==> flow/design.v <==
module HandwashSensor(
    input clk,
    input reset,
    input acceptLeftHandDistance,
    input [15:0] leftHandDistance,
    input acceptLeftHandGain,
    input [7:0] leftHandGain,
    input acceptRightHandDistance,
    input [15:0] rightHandDistance,
    input acceptRightHandGain,
    input [7:0] rightHandGain,
    output waterOn
);
reg [15:0] leftHandDistanceHeld;
 always@(posedge clk)  begin
     if(reset)
         leftHandDistanceHeld <= 0;
     else if(acceptLeftHandDistance)
         leftHandDistanceHeld <= leftHandDistance;
     else
         leftHandDistanceHeld <= leftHandDistanceHeld;
 end
reg [7:0] leftHandGainHeld;
 always@(posedge clk)  begin
     if(reset)
         leftHandGainHeld <= 0;
     else if(acceptLeftHandGain)
         leftHandGainHeld <= leftHandGain;
     else
         leftHandGainHeld <= leftHandGainHeld;
 end
reg [15:0] rightHandDistanceHeld;
 always@(posedge clk)  begin
     if(reset)
         rightHandDistanceHeld <= 0;
     else if(acceptRightHandDistance)
         rightHandDistanceHeld <= rightHandDistance;
     else
         rightHandDistanceHeld <= rightHandDistanceHeld;
 end
reg [7:0] rightHandGainHeld;
 always@(posedge clk)  begin
     if(reset)
         rightHandGainHeld <= 0;
     else if(acceptRightHandGain)
         rightHandGainHeld <= rightHandGain;
     else
         rightHandGainHeld <= rightHandGainHeld;
 end
wire [15:0] leftHand;
 wire [23:0] leftHandDistanceHeld_Mult_leftHandGainHeld;
 DSP48_AxB dsp_leftHandDistanceHeld_Mult_leftHandGainHeld(
     .CLK(clk),
     .A({ {9{1'b0}}, leftHandDistanceHeld}),
     .B({ {10{1'b0}}, leftHandGainHeld}),
     .P(leftHandDistanceHeld_Mult_leftHandGainHeld)
 );
 reg [16:0] leftHandDistanceHeld_Mult_leftHandGainHeld_ShiftR_7;
 always@(posedge clk) begin
     if(reset)
         leftHandDistanceHeld_Mult_leftHandGainHeld_ShiftR_7 <= 0;
     else
         leftHandDistanceHeld_Mult_leftHandGainHeld_ShiftR_7 <= leftHandDistanceHeld_Mult_leftHandGainHeld >> 7;
 end
 assign leftHand = leftHandDistanceHeld_Mult_leftHandGainHeld_ShiftR_7;
wire [15:0] rightHand;
 wire [23:0] rightHandDistanceHeld_Mult_rightHandGainHeld;
 DSP48_AxB dsp_rightHandDistanceHeld_Mult_rightHandGainHeld(
     .CLK(clk),
     .A({ {9{1'b0}}, rightHandDistanceHeld}),
     .B({ {10{1'b0}}, rightHandGainHeld}),
     .P(rightHandDistanceHeld_Mult_rightHandGainHeld)
 );
 reg [16:0] rightHandDistanceHeld_Mult_rightHandGainHeld_ShiftR_7;
 always@(posedge clk) begin
     if(reset)
         rightHandDistanceHeld_Mult_rightHandGainHeld_ShiftR_7 <= 0;
     else
         rightHandDistanceHeld_Mult_rightHandGainHeld_ShiftR_7 <= rightHandDistanceHeld_Mult_rightHandGainHeld >> 7;
 end
 assign rightHand = rightHandDistanceHeld_Mult_rightHandGainHeld_ShiftR_7;
parameter threshold = 1500;
assign waterOn = leftHand != 0 && rightHand != 0 && (leftHand < threshold || rightHand < threshold);
endmodule
module DSP48_AxB
   (CLK,
    A,
    B,
    P);
  input CLK;
  input [24:0]A;
  input [17:0]B;
  output [42:0]P;
assign P = A*B;
endmodule
== From RTL to reports: HandwashSensor ==
Tool output for the design above, in the order of the flow.
Lines are those of the file above, counted from 1.
Cell names lack the library's common part.
A cell with - has no value.
Set-up
  design top: HandwashSensor
  clock input: clk
  cell library: sky130hd
  timing corner: tt_025C_1v80

== Word-level counts ==
Source: Yosys, flattened and elaborated, memories not mapped. Widths are those after wreduce; folded enables and synchronous resets count as part of the registers. Registers that Yosys merges into a memory's read port (data or address) are not register bits. Print and check cells do not count. Equal cells are merged and count once.
Operators by class
  add/subtract/negate cells: 0
  multipliers: 2
  divide/modulo/power cells: 0
  order comparisons: 2
  equal/unequal tests: 0
  shifts and indexed selects: 0
  muxes and demuxes: 0
  bitwise operators: 0
  reductions and logical operators: 5
Operators by type and width (count)
  multiplier 16 x 8 -> 23 bit: 2
  < comparator 16 x 11 -> 1 bit (second input constant): 2
  nonzero test 16 bit: 2
  logical AND 1 bit: 2
  logical OR 1 bit: 1
Word-level totals
  bits in registers: 80
  latch bits: 0
  bits in writable memories: 0
  ROM bits: 0
  clocked read ports x word width: 0
  memories: 0
  output and inout port bits: 1
  word-level cells: 15

== Longest topological paths ==
Yosys ltp: most cells in a row. Word level: on the elaborated netlist, between registers, memories and ports. Mapped: between sequential cells and ports; inverters and the memories' decode and read muxes count.
Depth
  word-level depth: 3
  ABC_AREA: 0
  mapped depth: 19
  gate-level depth less buffers: 17

== Synthesis result ==
Source: synth_stat.txt of the flow (Yosys; design flattened, memories mapped). It holds for the ABC_AREA given above (unset counts as 0); a run with the other value may have another netlist.
Cell types
  fa_1: count 164, total area 3.28E+03 sq um
  dfxtp_1: count 80, total area 1.6E+03 sq um
  and2_1: count 169, total area 1.06E+03 sq um
  ha_1: count 78, total area 975.936 sq um
  inv_1: count 189, total area 709.43 sq um
  mux2i_1: count 48, total area 480.461 sq um
  nand2_1: count 105, total area 394.128 sq um
  nor2_1: count 93, total area 349.085 sq um
  xnor2_1: count 19, total area 166.41 sq um
  a21oi_1: count 30, total area 150.144 sq um
  clkbuf_1: count 31, total area 116.362 sq um
  xor2_1: count 12, total area 105.101 sq um
  o21ai_0: count 18, total area 90.086 sq um
  a21o_1: count 9, total area 67.565 sq um
  nand3_1: count 9, total area 45.043 sq um
  o21bai_1: count 6, total area 45.043 sq um
  nor2b_1: count 7, total area 43.792 sq um
  and3_1: count 6, total area 37.536 sq um
Other cell types: 35; their cells: 66.
Mapped netlist
  cells in the netlist: 1139
  cell area after synthesis: 10239.8 sq um
  sequential part of the area: 1601.5 sq um
  flip-flops: 80
By module: a second synthesis without flattening, with its own total; a netlist apart from the flattened one above.
Second synthesis, totals
  cells (unflattened synthesis): 3616
  area (unflattened synthesis): 31497.7 sq um
Rows give one instance, submodules left out.
By module
  DSP48_AxB: times used 2, cells 1684, area 14406.3 sq um, seq. area 0.0 sq um
  HandwashSensor: times used 1, cells 248, area 2685.1 sq um, seq. area 1601.5 sq um

== Worst setup path after synthesis ==
Path of least setup slack by OpenSTA after synthesis, without wires, with an ideal clock, recovery checks aside; 20% of the period is set as input and as output delay. Where synthesis merged equal registers, the netlist keeps one of their names.
Path post-synthesis
  path type: register to register
  from: register leftHandGainHeld[2]
  to: register leftHandDistanceHeld_Mult_leftHandGainHeld_ShiftR_7[14]
  clock period: 7.0 ns
  setup time: 0.121 ns
  launch time at the first pin: 0.000 ns
  arrival: 4.638 ns
  required time: 6.879 ns
  path slack: 2.242 ns
  path delay: 4.759 ns
  stages on the path: 18
  synthesis period reached: 4.758 ns
"path delay" is the arrival time less input delay plus setup time.
"stages on the path" counts driving pins, that of a launching flip-flop among them; a cell with two outputs on the path counts twice.
"synthesis period reached" is the clock period less the worst setup slack; recovery checks do not enter. This is arithmetic on one report: input and output delays are still those of the set period (20% each).
The rows between start and end are the longest chain of elaborated cells between them; the timing report does not say that the signal goes this way. Where chains are equally long, one stands for them.
A line is the first line of the expression or statement that the cell stems from. Yosys adds cells for indexed reads and writes and turns some case tables into memories.
A register here has more assigning lines than the two given.
Between the ends, post-synthesis
  path through: dfxtp_1 clkbuf_1 nand2_1 fa_1 fa_1 inv_1 fa_1 inv_1 fa_1 inv_1 ha_1 a21oi_1 o21ai_0 a221oi_4 o21bai_1 a41o_1 a21oi_1 mux2_2
  cells in the longest elaborated chain: 1
  elaborated cells between the ends (all ways): 1
  classes of those cells: 1 x mul
RTL lines, path post-synthesis
  start, declared: RTL line 23  | reg [7:0] leftHandGainHeld;
  start, assigned: RTL line 28  | leftHandGainHeld <= leftHandGain;
  start, assigned: RTL line 30  | leftHandGainHeld <= leftHandGainHeld;
  multiplier 16 x 8 -> 23 bit: RTL line 94  | assign P = A*B;
  end, assigned: RTL line 61  | leftHandDistanceHeld_Mult_leftHandGainHeld_ShiftR_7 <= 0;
  end, assigned: RTL line 63  | leftHandDistanceHeld_Mult_leftHandGainHeld_ShiftR_7 <= leftHandDistanceHeld_Mult_leftHandGainHeld >> 7;
  end, declared: RTL line 58  | reg [16:0] leftHandDistanceHeld_Mult_leftHandGainHeld_ShiftR_7;

== Timing after layout ==
From the final timing report of run A: the path of least setup slack in the routed layout; clock arrival at registers is part of the times.
Path post-layout
  path type: register to register
  from: register leftHandGainHeld[2]
  to: register leftHandDistanceHeld_Mult_leftHandGainHeld_ShiftR_7[14]
  clock period: 7.0 ns
  setup time: 0.11 ns
  launch time at the first pin: 0.35 ns
  arrival: 5.41 ns
  required time: 7.23 ns
  path slack: 1.82 ns
  stages on the path: 17
The rows between start and end are the longest chain of elaborated cells between them; the timing report does not say that the signal goes this way. Where chains are equally long, one stands for them.
A register here has more assigning lines than the two given.
Between the ends, post-layout
  path through: dfxtp_1 nand2_1 fa_1 fa_1 inv_1 fa_1 inv_1 fa_1 inv_1 ha_1 a21oi_1 o21ai_0 a221oi_4 o21bai_1 a41o_1 a21oi_1 mux2_2
  cells in the longest elaborated chain: 1
  elaborated cells between the ends (all ways): 1
  classes of those cells: 1 x mul
RTL lines, path post-layout
  start, declared: RTL line 23  | reg [7:0] leftHandGainHeld;
  start, assigned: RTL line 28  | leftHandGainHeld <= leftHandGain;
  start, assigned: RTL line 30  | leftHandGainHeld <= leftHandGainHeld;
  multiplier 16 x 8 -> 23 bit: RTL line 94  | assign P = A*B;
  end, assigned: RTL line 61  | leftHandDistanceHeld_Mult_leftHandGainHeld_ShiftR_7 <= 0;
  end, assigned: RTL line 63  | leftHandDistanceHeld_Mult_leftHandGainHeld_ShiftR_7 <= leftHandDistanceHeld_Mult_leftHandGainHeld >> 7;
  end, declared: RTL line 58  | reg [16:0] leftHandDistanceHeld_Mult_leftHandGainHeld_ShiftR_7;

Module HandwashSensor, platform sky130hd: 3 stored runs of the flow (Yosys, OpenROAD) with differing settings, in no particular order. Input and output delays are each 20% of the period that was set; the output load is 0.01 pF.
By "achieved clock period (ns)" is meant the clock period of the run minus its worst setup slack. This is arithmetic on one report: input and output delays are still those of the set period (20% each).
"worst setup path time (ns)" = time allowed to the worst setup path (clock period - input delay - output delay, where it has them) - its slack; a late launch clock adds to it, a late capture clock takes from it.
"finish__power__total": no workload was simulated; the value follows from the tool's default switching activity.

Flow files of run A
==> flow/run.sh <==
#!/bin/bash
# the make line also repeats the synthesis and layout settings of config.mk as NAME=value (left out here)
make -C /OpenROAD-flow-scripts/flow DESIGN_CONFIG=/design/flow/config.mk WORK_HOME=/design/flow/orfs CLKGATE_MAP_FILE= finish
==> flow/config.mk <==
export PLATFORM = sky130hd
export DESIGN_NAME = HandwashSensor
export DESIGN_NICKNAME = HandwashSensor
export VERILOG_FILES = /design/flow/design.v
export SDC_FILE = /design/flow/constraint.sdc
export NUM_CORES = 4
export LEC_CHECK = 0
export CAP_MARGIN = 40
export CORE_MARGIN = 10
export CORE_UTILIZATION = 40
export GPL_ROUTABILITY_DRIVEN = 0
export HOLD_SLACK_MARGIN = 0.29
export PLACE_DENSITY = 0.53
export SETUP_SLACK_MARGIN = 1.5
export SLEW_MARGIN = 20
==> flow/constraint.sdc <==
create_clock -name core_clock -period 7.0 [get_ports {clk}]
set_input_delay 1.4000 -clock core_clock [delete_from_list [all_inputs] [get_ports {clk}]]
set_output_delay 1.4000 -clock core_clock [all_outputs]
set_load 0.01 [all_outputs]

report of run A
yosys chip area after synthesis (um^2): 10239.8
finish__design__die__area: 32400.0
finish__design__instance__area__stdcell: 11395.9
finish__design__instance__utilization: 0.4525
finish__timing__setup__ws: 1.818
finish__timing__setup__tns: 0.000
finish__timing__hold__ws: 0.617
finish__power__total: 1.375e-03
achieved clock period (ns): 5.182
worst setup path time (ns): 5.18
worst setup path kind: register to register

Flow files of run B
==> flow/run.sh <==
#!/bin/bash
# the make line also repeats the synthesis and layout settings of config.mk as NAME=value (left out here)
make -C /OpenROAD-flow-scripts/flow DESIGN_CONFIG=/design/flow/config.mk WORK_HOME=/design/flow/orfs CLKGATE_MAP_FILE= finish
==> flow/config.mk <==
export PLATFORM = sky130hd
export DESIGN_NAME = HandwashSensor
export DESIGN_NICKNAME = HandwashSensor
export VERILOG_FILES = /design/flow/design.v
export SDC_FILE = /design/flow/constraint.sdc
export NUM_CORES = 4
export LEC_CHECK = 0
export ABC_AREA = 1
export CAP_MARGIN = 40
export CORE_ASPECT_RATIO = 1.55
export CORE_MARGIN = 10
export CORE_UTILIZATION = 41
export CTS_CLUSTER_DIAMETER = 183
export GPL_ROUTABILITY_DRIVEN = 0
export GPL_TIMING_DRIVEN = 1
export HOLD_SLACK_MARGIN = 0.29
export MAX_ROUTING_LAYER = met4
export MIN_ROUTING_LAYER = met1
export PLACE_DENSITY = 0.53
export SETUP_SLACK_MARGIN = 1.5
export SLEW_MARGIN = 35
==> flow/constraint.sdc <==
create_clock -name core_clock -period 7.0 [get_ports {clk}]
set_input_delay 1.4000 -clock core_clock [delete_from_list [all_inputs] [get_ports {clk}]]
set_output_delay 1.4000 -clock core_clock [all_outputs]
set_load 0.01 [all_outputs]

report of run B
yosys chip area after synthesis (um^2): 11045.6
finish__design__die__area: 34063.4
finish__design__instance__area__stdcell: 12040.3
finish__design__instance__utilization: 0.4547
finish__timing__setup__ws: 2.251
finish__timing__setup__tns: 0.000
finish__timing__hold__ws: 0.684
finish__power__total: 1.709e-03
achieved clock period (ns): 4.749
worst setup path time (ns): 4.75
worst setup path kind: register to register

Flow files of run C
==> flow/run.sh <==
#!/bin/bash
# the make line also repeats the synthesis and layout settings of config.mk as NAME=value (left out here)
make -C /OpenROAD-flow-scripts/flow DESIGN_CONFIG=/design/flow/config.mk WORK_HOME=/design/flow/orfs CLKGATE_MAP_FILE= finish
==> flow/config.mk <==
export PLATFORM = sky130hd
export DESIGN_NAME = HandwashSensor
export DESIGN_NICKNAME = HandwashSensor
export VERILOG_FILES = /design/flow/design.v
export SDC_FILE = /design/flow/constraint.sdc
export NUM_CORES = 4
export LEC_CHECK = 0
export CAP_MARGIN = 30
export CELL_PAD_IN_SITES_DETAIL_PLACEMENT = 2
export CELL_PAD_IN_SITES_GLOBAL_PLACEMENT = 2
export CORE_ASPECT_RATIO = 1.68
export CORE_MARGIN = 2
export CORE_UTILIZATION = 39
export CTS_CLUSTER_DIAMETER = 177
export CTS_CLUSTER_SIZE = 88
export GPL_ROUTABILITY_DRIVEN = 1
export GPL_TIMING_DRIVEN = 0
export MAX_ROUTING_LAYER = met5
export MIN_ROUTING_LAYER = met2
export SLEW_MARGIN = 20
export TNS_END_PERCENT = 20
==> flow/constraint.sdc <==
create_clock -name core_clock -period 3.64 [get_ports {clk}]
set_input_delay 0.7280 -clock core_clock [delete_from_list [all_inputs] [get_ports {clk}]]
set_output_delay 0.7280 -clock core_clock [all_outputs]
set_load 0.01 [all_outputs]

report of run C
yosys chip area after synthesis (um^2): 10239.8
finish__design__die__area: 27612.4
finish__design__instance__area__stdcell: 12693.4
finish__design__instance__utilization: 0.4926
finish__timing__setup__ws: -1.232
finish__timing__setup__tns: -25.828
finish__timing__hold__ws: 0.538
finish__power__total: 3.003e-03
achieved clock period (ns): 4.872
worst setup path time (ns): 4.87
worst setup path kind: register to register
